==> flow/design.v <==
module Block(clk, en, rst, start, ballx, bally, x, y, hitx, topbotcol, LRcol);
input clk, en, rst, start;
input [9:0] ballx, bally, x, y;
output reg hitx, topbotcol, LRcol;
reg [3:0] S, NS;
parameter
Start = 4'd0,
init = 4'd1,
display = 4'd2,
hit = 4'd3,
tb = 4'd4,
lr = 4'd5;
always@(posedge clk or negedge rst)
begin
    if(rst == 1'b0)
        S <= Start;
    else if(en)
        S <= NS;
end
always@(*)
case(S)
    Start:
        NS = init;
    init:
        NS = display;
    display:
        if((ballx > x && ballx < x + 40 && bally == y) || (ballx > x && ballx < x + 40 && bally == y + 20))
            NS = tb;
        else if((bally > y && bally < y + 20 && (ballx == x || ballx == x + 1)) || (bally > y && bally < y + 20 && (ballx == x + 40 || ballx == x + 39)))
            NS = lr;
		  else
			   NS = display;
	 lr:
		NS = hit;
	 tb:
	   NS = hit;
    hit:
        NS = hit;
    default:
        NS = S;
endcase
always@(posedge clk or negedge rst)
begin
    if(rst == 1'b0)
    begin
        hitx <= 1'b0;
        topbotcol <= 1'b0;
        LRcol <= 1'b0;
    end
    else if(en)
    begin
        case(S)
            init:
				begin
                hitx <= 1'b0;
                topbotcol <= 1'b0;
                LRcol <= 1'b0;
				end
            display:
				begin
					 begin
                    hitx <= 1'b0;
					 end
				end
				tb:
				begin
                   topbotcol <= 1'b1;
                   hitx <= 1'b1;
				end
				lr:
				begin
                   LRcol <= 1'b1;
                   hitx <= 1'b1;
				end
            hit:
				begin
                topbotcol <= 1'b0;
                LRcol <= 1'b0;
                hitx <= 1'd1;
				end
        endcase
    end
end
endmodule
module Ballmove(rst, clk, clk60, start, topbotcol, LRcol, topbotcol2, LRcol2, topbotcol3, LRcol3, topbotcol4, LRcol4, topbotcol5, LRcol5, topbotcol6, LRcol6, topbotcol7, LRcol7, topbotcol8, LRcol8, topbotcol9, LRcol9, topbotcol10, LRcol10, topbotcol11, LRcol11, topbotcol12, LRcol12, topbotcol13, LRcol13, topbotcol14, LRcol14, topbotcol15, LRcol15, topbotcol16, LRcol16, ceilingcol, walcol, padcol, padAng, ballx, bally, L);
input rst, clk, clk60, start,topbotcol, LRcol, topbotcol2, LRcol2, topbotcol3, LRcol3, topbotcol4, LRcol4, topbotcol5, LRcol5, topbotcol6, LRcol6, topbotcol7, LRcol7, topbotcol8, LRcol8, topbotcol9, LRcol9, topbotcol10, LRcol10, topbotcol11, LRcol11, topbotcol12, LRcol12, topbotcol13, LRcol13, topbotcol14, LRcol14, topbotcol15, LRcol15, topbotcol16, LRcol16, padcol, ceilingcol, walcol;
input [2:0] padAng;
output reg [9:0] ballx, bally;
output reg L;
reg [3:0] S, NS;
reg [2:0] movex, movey;
reg UD;
reg [2:0] LR;
parameter
Start = 4'd0,
Startpos = 4'd1,
Startmove = 4'd2,
Move = 4'd3,
SwitchL = 4'd4,
SwitchR = 4'd8,
Switchy = 4'd5,
Padcol = 4'd6,
Done = 4'd7,
Startx = 10'd160,
Starty = 10'd100;
always@(posedge clk or negedge rst)
begin
    if(rst == 1'b0)
        S <= Start;
    else if(clk60)
        S <= NS;
end
always@(*)
begin
    case(S)
        Start:
            NS = Startpos;
        Startpos:
         if(start == 1'b0)
				NS = Startmove;
			else
				NS = Startpos;
		Startmove:
			NS = Move;
		Move:
			if(topbotcol == 1'b1 || topbotcol2 == 1'b1 || topbotcol3 == 1'b1 || topbotcol4 == 1'b1 || topbotcol5 == 1'b1 || topbotcol6 == 1'b1 || topbotcol7 == 1'b1 || topbotcol8 == 1'b1 || topbotcol9 == 1'b1 || topbotcol10 == 1'b1 || topbotcol11 == 1'b1 || topbotcol12 == 1'b1 || topbotcol13 == 1'b1 || topbotcol14 == 1'b1 || topbotcol15 == 1'b1 || topbotcol16 == 1'b1)
				NS = Switchy;
			else
			if(bally == 10'd1)
				NS = Switchy;
			else
			if(ballx == 10'd2)
				NS = SwitchL;
			else
			if(ballx == 10'd1)
				NS = SwitchL;
			else
			if(ballx == 10'd318)
				NS = SwitchR;
			else
			if(ballx == 10'd319)
				NS = SwitchR;
			else
			if(LRcol == 1'b1 || LRcol2 == 1'b1 || LRcol3 == 1'b1 || LRcol4 == 1'b1 || LRcol5 == 1'b1 || LRcol6 == 1'b1 || LRcol7 == 1'b1 || LRcol8 == 1'b1 || LRcol9 == 1'b1 || LRcol10 == 1'b1 || LRcol11 == 1'b1 || LRcol12 == 1'b1 || LRcol13 == 1'b1 || LRcol14 == 1'b1 || LRcol15 == 1'b1 || LRcol16 == 1'b1)
				NS = SwitchL;
			else
			if(padcol == 1'b1)
				NS = Padcol;
			else
			if(bally == 240)
				NS = Done;
			else
				NS = Move;
		Switchy:
			NS = Move;
		SwitchL:
			NS = Move;
		SwitchR:
			NS = Move;
		Padcol:
			NS = Move;
		Done:
			NS = Done;
		default:
			NS = S;
	endcase
end
always@(posedge clk or negedge rst)
begin
	if(rst == 1'b0)
	begin
		ballx <= 10'd160;
		bally <= 10'd100;
		UD <= 1'b0;
		LR <= 3'd0;
		L <= 1'b0;
		movex <= 3'd0;
		movey <= 3'd0;
	end
	else if(clk60)
	begin
		case(S)
			Start: 
			begin
				ballx <= 10'd160;
				bally <= 10'd100;
			end
			Startmove:
			begin
				movex <= 3'd0;
				movey <= 3'd1;
			end
			Move:
			begin
			if(UD == 1'b0 && LR == 3'd0)
			begin
				ballx <= ballx;
				bally <= bally + 1;
			end
			else if(UD == 1'b0 && LR == 3'd1)
			begin
				ballx <= ballx - 1;
				bally <= bally + 1;
			end
			else if(UD == 1'b0 && LR == 3'd2)
			begin
				ballx <= ballx - 2;
				bally <= bally + 1;
			end
			else if(UD == 1'b0 && LR == 3'd3)
			begin
				ballx <= ballx + 1;
				bally <= bally + 1;
			end
			else if(UD == 1'b0 && LR == 3'd4)
			begin
				ballx <= ballx + 2;
				bally <= bally + 1;
			end
			else if(UD == 1'b1 && LR == 3'd0)
			begin
				ballx <= ballx;
				bally <= bally - 1;
			end
			else if(UD == 1'b1 && LR == 3'd1)
			begin
				ballx <= ballx - 1;
				bally <= bally - 1;
			end
			else if(UD == 1'b1 && LR == 3'd2)
			begin
				ballx <= ballx - 2;
				bally <= bally - 1;
			end
			else if(UD == 1'b1 && LR == 3'd3)
			begin
				ballx <= ballx + 1;
				bally <= bally - 1;
			end
			else if(UD == 1'b1 && LR == 3'd4)
			begin
				ballx <= ballx + 2;
				bally <= bally - 1;
			end
			else
			begin
				bally <= ballx;
				bally <= bally;
			end
			end
			Switchy:
			begin
				if(UD == 1'b1)
				begin
					bally <= bally + 2;
					UD <= 1'b0;
				end
				else
				begin
					bally <= bally - 2;
					UD <= 1'b1;
				end
			end
			SwitchL:
			begin
				if(LR == 3'd1)
				begin
					ballx <= ballx + 2;
					LR <= 3'd3;
				end
				else if(LR == 3'd2)
				begin
					ballx <= ballx + 3;
					LR <= 3'd4;
				end
				else
				begin
					LR <= LR;
				end
			end
			SwitchR:
			begin
				if(LR == 3'd3)
				begin
					ballx <= ballx - 2;
					LR <= 3'd1;
				end
				else if(LR == 3'd4)
				begin
					ballx <= ballx - 3;
					LR <= 3'd2;
				end
				else
				begin
					LR <= LR;
				end
			end
			Padcol:
			begin
				bally <= bally - 1;
				UD <= 1'b1;
				case(padAng)
					3'd0:
					begin
						LR <= 3'd2;
					end
					3'd1:
					begin
						LR <= 3'd1;
					end
					3'd2:
					begin
						LR <= 3'd0;
					end
					3'd3:
					begin
						LR <= 3'd3;
					end
					3'd4:
					begin
						LR <= 3'd4;
					end
				endcase
			end
			Done:
			begin
				L <= 1'b1;
			end
		endcase
	end
end
endmodule
module Paddlemove(rst, clk, clk60, L, R, start, ballx, bally, padx, pady, Padcol, PadAng);
input rst, clk, clk60, L, R, start;
input [9:0] ballx, bally;
output reg Padcol;
output reg [2:0] PadAng;
output reg [9:0] padx, pady;
reg [3:0] S,NS;
parameter
PadW = 8'd80,
PadH = 5'd20,
PadStartX = 10'd100,
PadStartY = 10'd200,
ScreenW = 10'd320,
ScreenH = 10'd240,
Start = 4'd0,
Wait = 4'd1,
MoveL = 4'd2,
MoveR = 4'd3;
always@(posedge clk or negedge rst)
begin
    if(rst == 1'b0)
        S <= Start;
    else if(clk60)
        S <= NS;
end
always@(*)
    case(S)
        Start:
            if(start == 1'b0)
                NS = Wait;
            else
                NS = Start;
        Wait:
            if(L == 1'b0)
                NS = MoveL;
            else
            if(R == 1'b0)
                NS = MoveR;
            else
            if(L^~R == 1'b0)
                NS = Wait;
            else
                NS = Wait;
        MoveL:
            if(L == 1'b0)
                NS = MoveL;
            else
                NS = Wait;
        MoveR:
            if(R == 1'b0)
                NS = MoveR;
            else
                NS = Wait;
        default:
            NS = S;
    endcase
always@(posedge clk or negedge rst)
begin
    if(rst == 1'b0)
    begin
        padx <= PadStartX;
        pady <= PadStartY;
        Padcol <= 1'b0;
        PadAng <= 3'd0;
    end
    else if(clk60)
    begin
        case(S)
            Wait:
				begin
                if(ballx > padx && ballx < padx + 17 && bally == pady)
					 begin
                    Padcol <= 1'b1;
                    PadAng <= 3'd0;
					 end
                else
                if(ballx > padx + 16 && ballx < padx + 33 && bally == pady)
					 begin
                    Padcol <= 1'b1;
                    PadAng <= 3'd1;
					 end
                else
                if(ballx > padx + 32 && ballx < padx + 49 && bally == pady)
					 begin
                    Padcol <= 1'b1;
                    PadAng <= 3'd2;
					 end
                else
                if(ballx > padx + 48 && ballx < padx + 65 && bally == pady)
					 begin
                    Padcol <= 1'b1;
                    PadAng <= 3'd3;
					 end
                else
                if(ballx > padx + 64 && ballx < padx + 80 && bally == pady)
					 begin
                    Padcol <= 1'b1;
                    PadAng <= 3'd4;
					 end
                else
					 begin
                    padx <= padx;
                    Padcol <= 1'b0;
					 end
            end
            MoveL:
				begin
                if(ballx > padx && ballx < padx + 17 && bally == pady)
					 begin
                    Padcol <= 1'b1;
                    PadAng <= 3'd0;
					 end
                else
                if(ballx > padx + 16 && ballx < padx + 33 && bally == pady)
					 begin
                    Padcol <= 1'b1;
                    PadAng <= 3'd1;
					 end
                else
                if(ballx > padx + 32 && ballx < padx + 49 && bally == pady)
					 begin
                    Padcol <= 1'b1;
                    PadAng <= 3'd2;
					 end
                else
                if(ballx > padx + 48 && ballx < padx + 65 && bally == pady)
					 begin
                    Padcol <= 1'b1;
                    PadAng <= 3'd3;
					 end
                else
                if(ballx > padx + 64 && ballx < padx + 80 && bally == pady)
					 begin
                    Padcol <= 1'b1;
                    PadAng <= 3'd4;
					 end
                else
                if(padx == 10'd0)
					 begin
                    padx <= padx;
					 end
                else
					 begin
                    padx <= padx - 1;
                    Padcol <= 1'b0;
					 end
				end
            MoveR:
				begin
                if(ballx > padx && ballx < padx + 17 && bally == pady)
					 begin
                    Padcol <= 1'b1;
                    PadAng <= 3'd0;
					 end
                else
                if(ballx > padx + 16 && ballx < padx + 33 && bally == pady)
					 begin
                    Padcol <= 1'b1;
                    PadAng <= 3'd1;
					 end
                else
                if(ballx > padx + 32 && ballx < padx + 49 && bally == pady)
					 begin
                    Padcol <= 1'b1;
                    PadAng <= 3'd2;
					 end
                else
                if(ballx > padx + 48 && ballx < padx + 65 && bally == pady)
					 begin
                    Padcol <= 1'b1;
                    PadAng <= 3'd3;
					 end
                else
                if(ballx > padx + 64 && ballx < padx + 80 && bally == pady)
					 begin
                    Padcol <= 1'b1;
                    PadAng <= 3'd4;
					 end
                else
                if(padx == 10'd240)
					 begin
                    padx <= padx;
					 end
                else
					 begin
                    padx <= padx + 1;
                    Padcol <= 1'b0;
					 end
				end
            endcase
		end
	end
endmodule
module Display(clk, rst, x, y, ballx, bally, paddlex, paddley, block1x, block1y, block2x, block2y, block3x, block3y, block4x, block4y, block5x, block5y, block6x, block6y, block7x, block7y, block8x, block8y, block9x, block9y, block10x, block10y, block11x, block11y, block12x, block12y, block13x, block13y, block14x, block14y, block15x, block15y, block16x, block16y, hit1, hit2, hit3, hit4, hit5, hit6, hit7, hit8, hit9, hit10, hit11, hit12, hit13, hit14, hit15, hit16, start, done, L, W, color);
input clk, rst, start, hit1, hit2, hit3, hit4, hit5, hit6, hit7, hit8, hit9, hit10, hit11, hit12, hit13, hit14, hit15, hit16, done, W, L;
input [9:0] x, y, ballx, bally, paddlex, paddley, block1x, block1y, block2x, block2y, block3x, block3y, block4x, block4y, block5x, block5y, block6x, block6y, block7x, block7y, block8x, block8y, block9x, block9y, block10x, block10y, block11x, block11y, block12x, block12y, block13x, block13y, block14x, block14y, block15x, block15y, block16x, block16y;
output reg [2:0] color;
reg [8:0] shift;
reg [7:0] S, NS;
parameter
Start = 8'd0,
xypos = 8'd1,
black = 8'd2,
colour = 8'd3,
white = 8'd4,
Begin = 8'd5,
Win = 8'd6,
Loss = 8'd7;
always@(posedge clk or negedge rst)
begin
	if(rst == 1'b0)
		S<= Start;
	else 
		S<= NS;
end
always@(*)
begin
case(S)
	Start:
		if(start == 1'b0)
			NS = xypos;
		else
			NS = Start;
	xypos:
		if((x > paddlex && x < paddlex + 80 && y < paddley + 10 && y > paddley) || (x > ballx - 2 && x < ballx + 2 && y > bally - 2 && y < bally + 2) && L == 1'b0 && W == 1'b0)
			NS = black;
		else if(x > block1x && x < block1x + 40 && y > block1y && y < block1y + 20 && hit1 == 1'b0 && L == 1'b0 && W == 1'b0)
			NS = colour;
		else if(x > block2x && x < block2x + 40 && y > block2y && y < block2y + 20 && hit2 == 1'b0 && L == 1'b0 && W == 1'b0)
			NS = colour;
		else if(x > block3x && x < block3x + 40 && y > block3y && y < block3y + 20 && hit3 == 1'b0 && L == 1'b0 && W == 1'b0)
			NS = colour;
		else if(x > block4x && x < block4x + 40 && y > block4y && y < block4y + 20 && hit4 == 1'b0 && L == 1'b0 && W == 1'b0)
			NS = colour;
		else if(x > block5x && x < block5x + 40 && y > block5y && y < block5y + 20 && hit5 == 1'b0 && L == 1'b0 && W == 1'b0)
			NS = colour;
		else if(x > block6x && x < block6x + 40 && y > block6y && y < block6y + 20 && hit6 == 1'b0 && L == 1'b0 && W == 1'b0)
			NS = colour;
		else if(x > block7x && x < block7x + 40 && y > block7y && y < block7y + 20 && hit7 == 1'b0 && L == 1'b0 && W == 1'b0)
			NS = colour;
		else if(x > block8x && x < block8x + 40 && y > block8y && y < block8y + 20 && hit8 == 1'b0 && L == 1'b0 && W == 1'b0)
			NS = colour;
		else if(x > block9x && x < block9x + 40 && y > block9y && y < block9y + 20 && hit9 == 1'b0 && L == 1'b0 && W == 1'b0)
			NS = colour;
		else if(x > block10x && x < block10x + 40 && y > block10y && y < block10y + 20 && hit10 == 1'b0 && L == 1'b0 && W == 1'b0)
			NS = colour;
		else if(x > block11x && x < block11x + 40 && y > block11y && y < block11y + 20 && hit11 == 1'b0 && L == 1'b0 && W == 1'b0)
			NS = colour;
		else if(x > block12x && x < block12x + 40 && y > block12y && y < block12y + 20 && hit12 == 1'b0 && L == 1'b0 && W == 1'b0)
			NS = colour;
		else if(x > block13x && x < block13x + 40 && y > block13y && y < block13y + 20 && hit13 == 1'b0 && L == 1'b0 && W == 1'b0)
			NS = colour;
		else if(x > block14x && x < block14x + 40 && y > block14y && y < block14y + 20 && hit14 == 1'b0 && L == 1'b0 && W == 1'b0)
			NS = colour;
		else if(x > block15x && x < block15x + 40 && y > block15y && y < block15y + 20 && hit15 == 1'b0 && L == 1'b0 && W == 1'b0)
			NS = colour;
		else if(x > block16x && x < block16x + 40 && y > block16y && y < block16y + 20 && hit16 == 1'b0 && L == 1'b0 && W == 1'b0)
			NS = colour;
		else if(L == 1'b1)
			NS = Loss;
		else if(W == 1'b1)
			NS = Win;
		else 
			NS = white;
	black:
		NS = xypos;
	colour:
		NS = xypos;
	white:
		NS = xypos;
	Win:
		NS = xypos;
	Loss:
		NS = xypos;
	default:
		NS = S;
endcase
end
always@(posedge clk or negedge rst)
begin
	if(rst == 1'b0)
	begin
		color <= 3'b111;
	end
	else
	begin
		case (S)
			Start:
			begin
			color <= 3'b000;
			end
			black:
			begin
			color <= 3'b001;
			end
			colour:
			begin
			color <= 3'b010;
			end
			white:
			begin
			color <= 3'b011;
			end
			Win:
			begin
			color <= 3'b100;
			end
			Loss:
			begin
			color <= 3'b101;
			end
			default:
			begin
			color <= 3'b111;
			end
		endcase
	end
end
endmodule
module BreakoutControl(clk_50, strt, rst, L, R, tick, color, pix_x, pix_y, ball_x, ball_y, pad_x, bricks, win, lose);
input clk_50;
input strt, rst, L, R;
input tick;
output [2:0] color;
output [8:0] pix_x;
output [7:0] pix_y;
output [9:0] ball_x;
output [9:0] ball_y;
output [9:0] pad_x;
output [15:0] bricks;
output win, lose;
parameter 
Start = 4'd0,
Play = 4'd1,
Win = 4'd2,
Lose = 4'd3,
block1x = 10'd1,
block1y = 10'd50,
block2x = 10'd41,
block2y = 10'd50,
block3x = 10'd81,
block3y = 10'd50,
block4x = 10'd121,
block4y = 10'd50,
block5x = 10'd161,
block5y = 10'd50,
block6x = 10'd201,
block6y = 10'd50,
block7x = 10'd241,
block7y = 10'd50,
block8x = 10'd281,
block8y = 10'd50,
block9x = 10'd1,
block9y = 10'd19,
block10x = 10'd41,
block10y = 10'd19,
block11x = 10'd81,
block11y = 10'd19,
block12x = 10'd121,
block12y = 10'd19,
block13x = 10'd161,
block13y = 10'd19,
block14x = 10'd201,
block14y = 10'd19,
block15x = 10'd241,
block15y = 10'd19,
block16x = 10'd281,
block16y = 10'd19;
wire [2:0] color;
reg [3:0] S,NS;
reg W, done, start_state, ph25; 
reg [9:0] x, y;
wire [9:0] ballx, bally, padx, pady;
wire [2:0] PadAng;
wire padcol, topbotcol, LRcol, topbotcol2, LRcol2, topbotcol3, LRcol3, topbotcol4, LRcol4, topbotcol5, LRcol5, topbotcol6, LRcol6, topbotcol7, LRcol7, topbotcol8, LRcol8, topbotcol9, LRcol9, topbotcol10, LRcol10, topbotcol11, LRcol11, topbotcol12, LRcol12, topbotcol13, LRcol13, topbotcol14, LRcol14, topbotcol15, LRcol15, topbotcol16, LRcol16, ceilingcol, walcol, Lo;
wire Hit1, Hit2, Hit3, Hit4, Hit5, Hit6, Hit7, Hit8, Hit9, Hit10, Hit11, Hit12, Hit13, Hit14, Hit15, Hit16;
wire clk60;
assign clk60 = tick;
Paddlemove pad(rst, clk_50, clk60, L, R, strt, ballx, bally, padx, pady, padcol, PadAng);
Block blk1(clk_50, clk60, rst, strt, ballx, bally, block1x, block1y, Hit1, topbotcol, LRcol);
Block blk2(clk_50, clk60, rst, strt, ballx, bally, block2x, block2y, Hit2, topbotcol2, LRcol2);
Block blk3(clk_50, clk60, rst, strt, ballx, bally, block3x, block3y, Hit3, topbotcol3, LRcol3);
Block blk4(clk_50, clk60, rst, strt, ballx, bally, block4x, block4y, Hit4, topbotcol4, LRcol4);
Block blk5(clk_50, clk60, rst, strt, ballx, bally, block5x, block5y, Hit5, topbotcol5, LRcol5);
Block blk6(clk_50, clk60, rst, strt, ballx, bally, block6x, block6y, Hit6, topbotcol6, LRcol6);
Block blk7(clk_50, clk60, rst, strt, ballx, bally, block7x, block7y, Hit7, topbotcol7, LRcol7);
Block blk8(clk_50, clk60, rst, strt, ballx, bally, block8x, block8y, Hit8, topbotcol8, LRcol8);
Block blk9(clk_50, clk60, rst, strt, ballx, bally, block9x, block9y, Hit9, topbotcol9, LRcol9);
Block blk10(clk_50, clk60, rst, strt, ballx, bally, block10x, block10y, Hit10, topbotcol10, LRcol10);
Block blk11(clk_50, clk60, rst, strt, ballx, bally, block11x, block11y, Hit11, topbotcol11, LRcol11);
Block blk12(clk_50, clk60, rst, strt, ballx, bally, block12x, block12y, Hit12, topbotcol12, LRcol12);
Block blk13(clk_50, clk60, rst, strt, ballx, bally, block13x, block13y, Hit13, topbotcol13, LRcol13);
Block blk14(clk_50, clk60, rst, strt, ballx, bally, block14x, block14y, Hit14, topbotcol14, LRcol14);
Block blk15(clk_50, clk60, rst, strt, ballx, bally, block15x, block15y, Hit15, topbotcol15, LRcol15);
Block blk16(clk_50, clk60, rst, strt, ballx, bally, block16x, block16y, Hit16, topbotcol16, LRcol16);
Ballmove ball(rst, clk_50, clk60, strt, topbotcol, LRcol, topbotcol2, LRcol2, topbotcol3, LRcol3, topbotcol4, LRcol4, topbotcol5, LRcol5, topbotcol6, LRcol6, topbotcol7, LRcol7, topbotcol8, LRcol8, topbotcol9, LRcol9, topbotcol10, LRcol10, topbotcol11, LRcol11, topbotcol12, LRcol12, topbotcol13, LRcol13, topbotcol14, LRcol14, topbotcol15, LRcol15, topbotcol16, LRcol16, ceilingcol, walcol, padcol, PadAng, ballx, bally, Lo);
Display dis(clk_50, rst, x, y, ballx, bally, padx, pady, block1x, block1y, block2x, block2y, block3x, block3y, block4x, block4y, block5x, block5y, block6x, block6y, block7x, block7y, block8x, block8y, block9x, block9y, block10x, block10y, block11x, block11y, block12x, block12y, block13x, block13y, block14x, block14y, block15x, block15y, block16x, block16y, Hit1, Hit2, Hit3, Hit4, Hit5, Hit6, Hit7, Hit8, Hit9, Hit10, Hit11, Hit12, Hit13, Hit14, Hit15, Hit16, strt, done, Lo, W, color);
assign pix_x = x[8:0];
assign pix_y = y[7:0];
assign ball_x = ballx;
assign ball_y = bally;
assign pad_x = padx;
assign bricks = {Hit16, Hit15, Hit14, Hit13, Hit12, Hit11, Hit10, Hit9, Hit8, Hit7, Hit6, Hit5, Hit4, Hit3, Hit2, Hit1};
assign win = W;
assign lose = Lo;
always @(posedge clk_50 or negedge rst) begin
	if (rst == 1'b0) begin
		ph25 <= 0;
	end else begin
		ph25 <= ~ph25;
	end
end
always @(posedge clk_50 or negedge rst) begin
	if (rst == 1'b0) begin
		x <= 0;
		y <= 0;
	end else if (ph25 == 1'b0) begin
		if (x == 10'd320) begin
			x <= 0;
			if (y == 10'd240) begin
				y <= 0;
			end else begin
				y <= y + 10'd1;
			end
		end else begin
			x <= x + 10'd1;
		end
	end
end
always@(posedge clk_50 or negedge rst)
begin
	if(rst == 1'b0)
		S<= Start;
	else 
		S<= NS;
end
always@(*)
begin
case(S)
	Start:
		if(strt == 1'b0)
			NS = Play;
		else 
			NS = Start;
	Play:
		if(Hit1 == 1'b1 && Hit2 == 1'b1 && Hit3 == 1'b1 && Hit4 == 1'b1 && Hit5 == 1'b1 && Hit6 == 1'b1 && Hit7 == 1'b1 && Hit8 == 1'b1 && Hit9 == 1'b1 && Hit10 == 1'b1 && Hit11 == 1'b1 && Hit12 == 1'b1 && Hit13 == 1'b1 && Hit14 == 1'b1 && Hit15 == 1'b1 && Hit16 == 1'b1)
			NS = Win;
		else 
			if(Lo == 1'b1)
				NS = Lose;
			else
			NS = Play;
	Win:
		NS = Win;
	Lose: 
		NS = Lose;
	default:
		NS = S;
endcase
end
always@(posedge clk_50 or negedge rst)
begin
	if(rst == 1'b0)
	begin 
		done <= 1'b0;
		W <= 1'b0;
		start_state <= 1'b1;
	end
	else 
	begin
		case (S)
			Start:
			begin
				done <= 1'b0;
				W <= 1'b0;
			end
			Win:
			begin
				W <= 1'b1;
			end
		endcase
	end
end
endmodule	
Subject: tool reports on BreakoutControl

Hi,

### Tool chain data of BreakoutControl

Tool output for the design above before and after an edit, in the order of the flow.
Lines under "unedited" count in the file above, lines under "edited" in the edited file.
"change": "edited" minus "unedited" as printed here.
Library cell names are shortened.
A cell with - has no value.

* top module: BreakoutControl
* clock port: clk_50
* library: sky130hd
* corner: tt_025C_1v80

### Diff

Unified diff, file above to edited file.
This change comes from a script, not from a designer. The edited design behaves differently; no optimisation was intended.

```diff
@@ -304,8 +304,4 @@
 					begin
 						LR <= 3'd2;
-					end
-					3'd1:
-					begin
-						LR <= 3'd1;
 					end
 					3'd2:
```

### After elaboration

Yosys after proc, flatten, opt, wreduce and memory -nomap, before mapping. Memory bits, and registers merged into a memory's read port (data or address), are not among the register bits. Print and check cells are not counted.

Storage and ports
* flip-flop bits (word level): unedited 196, edited 196, change 0
* clocked read ports x word width: unedited 0, edited 0, change 0
* memory cells: unedited 0, edited 0, change 0
* RAM bits: unedited 0, edited 0, change 0
* memory bits (read-only): unedited 0, edited 0, change 0
* bits in latches: unedited 0, edited 0, change 0
* bits of input ports: unedited 6, edited 6, change 0

Cells by class
* multiplexer cells: unedited 212, edited 212, change 0
* shift-type cells: unedited 0, edited 0, change 0
* add/subtract/negate cells: unedited 23, edited 23, change 0
* multipliers: unedited 0, edited 0, change 0
* magnitude comparators: unedited 58, edited 58, change 0
* equal/unequal tests: unedited 167, edited 166, change -1
* bitwise operators: unedited 20, edited 20, change 0
* divide/modulo/power cells: unedited 0, edited 0, change 0
* reductions and logical operators: unedited 508, edited 508, change 0

Operator list
* 3-bit by 1-bit == test with 1-bit output with constant B: unedited 2, edited 1, change -1
* 6-bit by 1-bit != test with 1-bit output with constant B: unedited 2, edited 1, change -1
* 3-bit case mux with 5-bit select: unedited 1, edited 0, change -1
* 5-bit by 1-bit != test with 1-bit output with constant B: unedited 0, edited 1, change +1
* 3-bit case mux with 4-bit select: unedited 0, edited 1, change +1

Operator kinds equal on both sides are left out: 80.

### Longest topological paths

Longest topological path by Yosys (ltp), each cell counted once; first at word level (registers and memories cut), then after technology mapping (sequential cells cut; the memories' decode and read muxes count).

Logic depth
* depth in word-level cells: unedited 25, edited 25, change 0
* ABC_AREA: unedited 0, edited 0
* gate-level depth with buffers: unedited 17, edited 15, change -2
* gate-level depth less buffers: unedited 15, edited 15, change 0

### Netlist

Yosys stat after the flow's synthesis: flattened, memories mapped to cells. It holds for the ABC_AREA given above (unset counts as 0); a run with the other value may have another netlist.

Synthesis totals
* mapped cells: unedited 2025, edited 1990, change -35
* flip-flop cells: unedited 235, edited 234, change -1
* synthesis area (µm²): unedited 17346.6, edited 17247.8, change -98.8
* buffer cells: unedited 136, edited 140, change +4

Cell types
* nand2_1: unedited 187, edited 170, change -17
* o21a_1: unedited 41, edited 28, change -13
* o21ai_0: unedited 157, edited 145, change -12
* buf_1: unedited 9, edited 21, change +12
* clkbuf_1: unedited 81, edited 70, change -11
* a21oi_1: unedited 122, edited 131, change +9
* nor3_1: unedited 42, edited 50, change +8
* o32ai_1: unedited 13, edited 21, change +8
* mux2i_1: unedited 8, edited 16, change +8
* o31ai_1: unedited 28, edited 21, change -7
* a31oi_1: unedited 16, edited 23, change +7
* a221oi_1: unedited 15, edited 8, change -7
* a21o_1: unedited 19, edited 13, change -6
* o2111ai_1: unedited 6, edited 0, change -6
* a32oi_1: unedited 2, edited 8, change +6
* nor4_2: unedited 0, edited 6, change +6
* a2111oi_0: unedited 9, edited 4, change -5
* a22oi_1: unedited 9, edited 4, change -5

Cell types equal on both sides are left out: 14.
The list need not be complete.
The figures by module come from a second, unflattened synthesis with its own total; it is not the netlist above.

Unflattened totals
* cells (unflattened synthesis): unedited 7654, edited 7668, change +14
* area total of the unflattened synthesis (µm²): unedited 59752.3, edited 59402.0, change -350.3

Rows give one instance, submodules left out.

By module, unedited
* Block: cells 255, instances 16, seq. area 226.5 µm², area 1965.6 µm²
* Display: cells 2493, instances 1, seq. area 255.2 µm², area 19307.3 µm²
* Ballmove: cells 486, instances 1, seq. area 909.6 µm², area 3876.2 µm²
* Paddlemove: cells 432, instances 1, seq. area 455.4 µm², area 3590.9 µm²
* BreakoutControl: cells 163, instances 1, seq. area 626.9 µm², area 1527.7 µm²

By module, edited
* Block: cells 255, instances 16, seq. area 226.5 µm², area 1965.6 µm²
* Display: cells 2515, instances 1, seq. area 255.2 µm², area 19192.2 µm²
* Ballmove: cells 478, instances 1, seq. area 909.6 µm², area 3641.0 µm²
* Paddlemove: cells 432, instances 1, seq. area 455.4 µm², area 3590.9 µm²
* BreakoutControl: cells 163, instances 1, seq. area 626.9 µm², area 1527.7 µm²

### Path before layout

Source: OpenSTA report_checks on the synthesized netlist (no wires, ideal clock, input and output delay 20% of the period each), path of least setup slack; recovery checks are left aside. Register names are those of the netlist, which keeps one name where synthesis merged equal registers.

Timing after synthesis
* path kind: unedited reg2reg, edited reg2reg
* start: unedited register ball.bally[1], edited register pad.padx[2]
* end: unedited register dis.S, edited register pad.padx[1]
* slack (ps): unedited 6236, edited 6320, change +84
* period (ps): unedited 10000, edited 10000, change 0
* setup time (ps): unedited 120, edited 125, change +5
* driving pins on the path: unedited 16, edited 15, change -1
* required time (ps): unedited 9880, edited 9875, change -5
* data arrival time (ps): unedited 3644, edited 3555, change -89
* path delay (ps): unedited 3764, edited 3680, change -84
* period reached after synthesis (ps): unedited 3764, edited 3680, change -84

"path delay" is the arrival time less input delay plus setup time.
"driving pins on the path": output pins that drive a net of the path, with the launching flip-flop's if there is one; two outputs of one cell count as two.
"period reached after synthesis" = period - worst setup slack (recovery checks aside). The figure is calculated, with input and output delays left at 20% of the set period.
An end named without its bit number is one bit of that signal or, where synthesis recoded a state register, one of its new flip-flops.
Between the ends stands the longest chain of elaborated cells between them, by number of cells; it is not shown to be the way that was timed. Of several equally long chains one is given.
Each line given opens the expression or statement behind the cell; cells for indexed reads and writes are added by Yosys, which also makes memories of some case tables.
A register here has more assigning lines than the two given.

Between the ends, after synthesis, unedited:
* path through: dfrtp_1 inv_1 ha_1 nand2_1 or3_1 or3_1 xor2_1 ha_1 o21a_1 o22ai_1 a2111oi_0 nand3_1 a31o_2 a221oi_1 a211oi_1 and3b_1

RTL lines, path after synthesis, unedited
* start: declaration: line 88 `output reg [9:0] ballx, bally;`
* start: assignment: line 198 `bally <= bally + 1;`
* start: assignment: line 203 `bally <= bally + 1;`
* end: assignment: line 544 `S<= Start;`
* end: assignment: line 546 `S<= NS;`
* end: declaration: line 531 `reg [7:0] S, NS;`

unedited: Chain of elaborated cells between the ends: none given.

Between the ends, after synthesis, edited:
* path through: dfstp_2 inv_1 nor4_1 nor2_1 nor2_1 xnor2_1 ha_1 a2111oi_4 or2b_1 o21ai_2 nor3_1 or4_4 nand3_4 nor2_4 mux2_4
* cells in the longest elaborated chain: 10
* elaborated cells on any way between the ends: 57
* those cells by class: add/sub: 9; compare: 10; eq/ne: 13; mux: 13; reduce/logical: 12

RTL lines, path after synthesis, edited
* start: declaration: line 334 `output reg [9:0] padx, pady;`
* start: assignment: line 389 `padx <= PadStartX;`
* start: assignment: line 430 `padx <= padx;`
* 10-bit by 7-bit adder with 11-bit output: line 502 `if(ballx > padx + 64 && ballx < padx + 80 && bally == pady)`
* 10-bit by 32-bit > comparator with 1-bit output: line 502
* 1-bit logical AND x2: line 502
* 10-bit 2-to-1 mux: line 502
* 10-bit 2-to-1 mux: line 496 `if(ballx > padx + 48 && ballx < padx + 65 && bally == pady)`
* 10-bit 2-to-1 mux: line 490 `if(ballx > padx + 32 && ballx < padx + 49 && bally == pady)`
* 10-bit 2-to-1 mux: line 484 `if(ballx > padx + 16 && ballx < padx + 33 && bally == pady)`
* 10-bit 2-to-1 mux: line 478 `if(ballx > padx && ballx < padx + 17 && bally == pady)`
* 10-bit case mux with 2-bit select: line 396 `case(S)`
* end: assignment: line 389
* end: assignment: line 430
* end: declaration: line 334

### Timing after layout

Path of least setup slack in the final report of each run of pair 1 (OpenROAD, finished layout, wires in). Where an end is a register, its clock arrival counts in the times.
The report prints the path's times to 10 ps; the period is as set.

Timing post-layout
* path kind: unedited reg2reg, edited reg2reg
* start: unedited register pad.padx[5], edited register ball.ballx[5]
* end: unedited register pad.padx[9], edited register dis.S
* required time (ps): unedited 5240, edited 5250, change +10
* driving pins on the path: unedited 15, edited 13, change -2
* data arrival time (ps): unedited 4850, edited 4650, change -200
* setup time (ps): unedited 80, edited 60, change -20
* slack (ps): unedited 400, edited 600, change +200
* period (ps): unedited 4750, edited 4750, change 0

An end named without its bit number is one bit of that signal or, where synthesis recoded a state register, one of its new flip-flops.
Between the ends stands the longest chain of elaborated cells between them, by number of cells; it is not shown to be the way that was timed. Of several equally long chains one is given.
A register here has more assigning lines than the two given.

Between the ends, post-layout, unedited:
* path through: dfstp_2 inv_1 ha_1 a21oi_1 nor2_1 xnor2_1 ha_1 a21oi_1 nor4b_1 mux2_2 a211oi_1 a32o_1 nor4_4 a21boi_2 xnor2_1
* cells in the longest elaborated chain: 10
* elaborated cells on any way between the ends: 59
* those cells by class: add/sub: 11; compare: 10; eq/ne: 13; mux: 13; reduce/logical: 12

RTL lines, path post-layout, unedited
* start: declaration: line 338 `output reg [9:0] padx, pady;`
* start: assignment: line 393 `padx <= PadStartX;`
* start: assignment: line 434 `padx <= padx;`
* 10-bit by 7-bit adder with 11-bit output: line 506 `if(ballx > padx + 64 && ballx < padx + 80 && bally == pady)`
* 10-bit by 32-bit > comparator with 1-bit output: line 506
* 1-bit logical AND x2: line 506
* 10-bit 2-to-1 mux: line 506
* 10-bit 2-to-1 mux: line 500 `if(ballx > padx + 48 && ballx < padx + 65 && bally == pady)`
* 10-bit 2-to-1 mux: line 494 `if(ballx > padx + 32 && ballx < padx + 49 && bally == pady)`
* 10-bit 2-to-1 mux: line 488 `if(ballx > padx + 16 && ballx < padx + 33 && bally == pady)`
* 10-bit 2-to-1 mux: line 482 `if(ballx > padx && ballx < padx + 17 && bally == pady)`
* 10-bit case mux with 2-bit select: line 400 `case(S)`
* end: assignment: line 393
* end: assignment: line 434
* end: declaration: line 338

Between the ends, post-layout, edited:
* path through: dfstp_2 buf_4 or2_2 nor3_1 nand2_1 xnor2_1 ha_1 nand4_1 nor3_1 a221oi_1 and4b_1 a32oi_1 and4_1

RTL lines, path post-layout, edited
* start: declaration: line 88 `output reg [9:0] ballx, bally;`
* start: assignment: line 197 `ballx <= ballx;`
* start: assignment: line 202 `ballx <= ballx - 1;`
* end: assignment: line 540 `S<= Start;`
* end: assignment: line 542 `S<= NS;`
* end: declaration: line 527 `reg [7:0] S, NS;`

edited: Chain of elaborated cells between the ends: none given.

### Layout results

Runs of the flow (Yosys, OpenROAD) on both versions; the two runs of a pair have the same settings. The constraints put input and output delay at 20% of the set period each and load the outputs with 0.01 pF.

Settings, pair 1:
* CORE_UTILIZATION: 40
* period_ns: 4.75
* CAP_MARGIN: 20
* CORE_MARGIN: 2
* SLEW_MARGIN: 20

Final reports, pair 1
* standard-cell area of the final layout (µm²): unedited 19443.6, edited 19174.6, change -269.0
* full die area (µm²): unedited 45047.9, edited 44795.7, change -252.2
* synthesized cell area (µm²): unedited 17346.6, edited 17247.8, change -98.8
* clock period reached (ps): unedited 4355, edited 4151, change -204
* total power of the final layout (µW): unedited 9741, edited 10972, change +1231
* utilization in the final report (%): unedited 45.2, edited 44.8, change -0.4
* setup TNS (ps): unedited 0, edited 0, change 0
* setup slack of the worst path (ps): unedited 395, edited 599, change +204

Settings, pair 2:
* ABC_AREA: 1
* CAP_MARGIN: 25
* CORE_MARGIN: 6
* CORE_UTILIZATION: 28
* CTS_CLUSTER_DIAMETER: 203
* HOLD_SLACK_MARGIN: 0.06
* MIN_ROUTING_LAYER: met1
* PLACE_DENSITY: 0.44
* SLEW_MARGIN: 30
* TNS_END_PERCENT: 40
* period_ns: 7.15

Final reports, pair 2
* standard-cell area of the final layout (µm²): unedited 20737.4, edited 20285.7, change -451.7
* full die area (µm²): unedited 72070.8, edited 70190.6, change -1880.2
* synthesized cell area (µm²): unedited 18416.4, edited 17913.4, change -503.0
* clock period reached (ps): unedited 3848, edited 3905, change +57
* final worst hold slack (ps): unedited 435, edited 435, change 0
* total power of the final layout (µW): unedited 6488, edited 6366, change -122
* utilization in the final report (%): unedited 32.1, edited 32.2, change +0.1
* setup TNS (ps): unedited 0, edited 0, change 0
* setup slack of the worst path (ps): unedited 3302, edited 3245, change -57

"clock period reached" is the run's clock period less its worst setup slack. It is reckoned from that one timing run; input and output delays stay at 20% of the period that was set.
By "total power of the final layout" is meant OpenSTA's value without simulated activity: inputs other than the clock are taken to toggle once in ten clock periods, and the tool carries that through the logic.

Regards
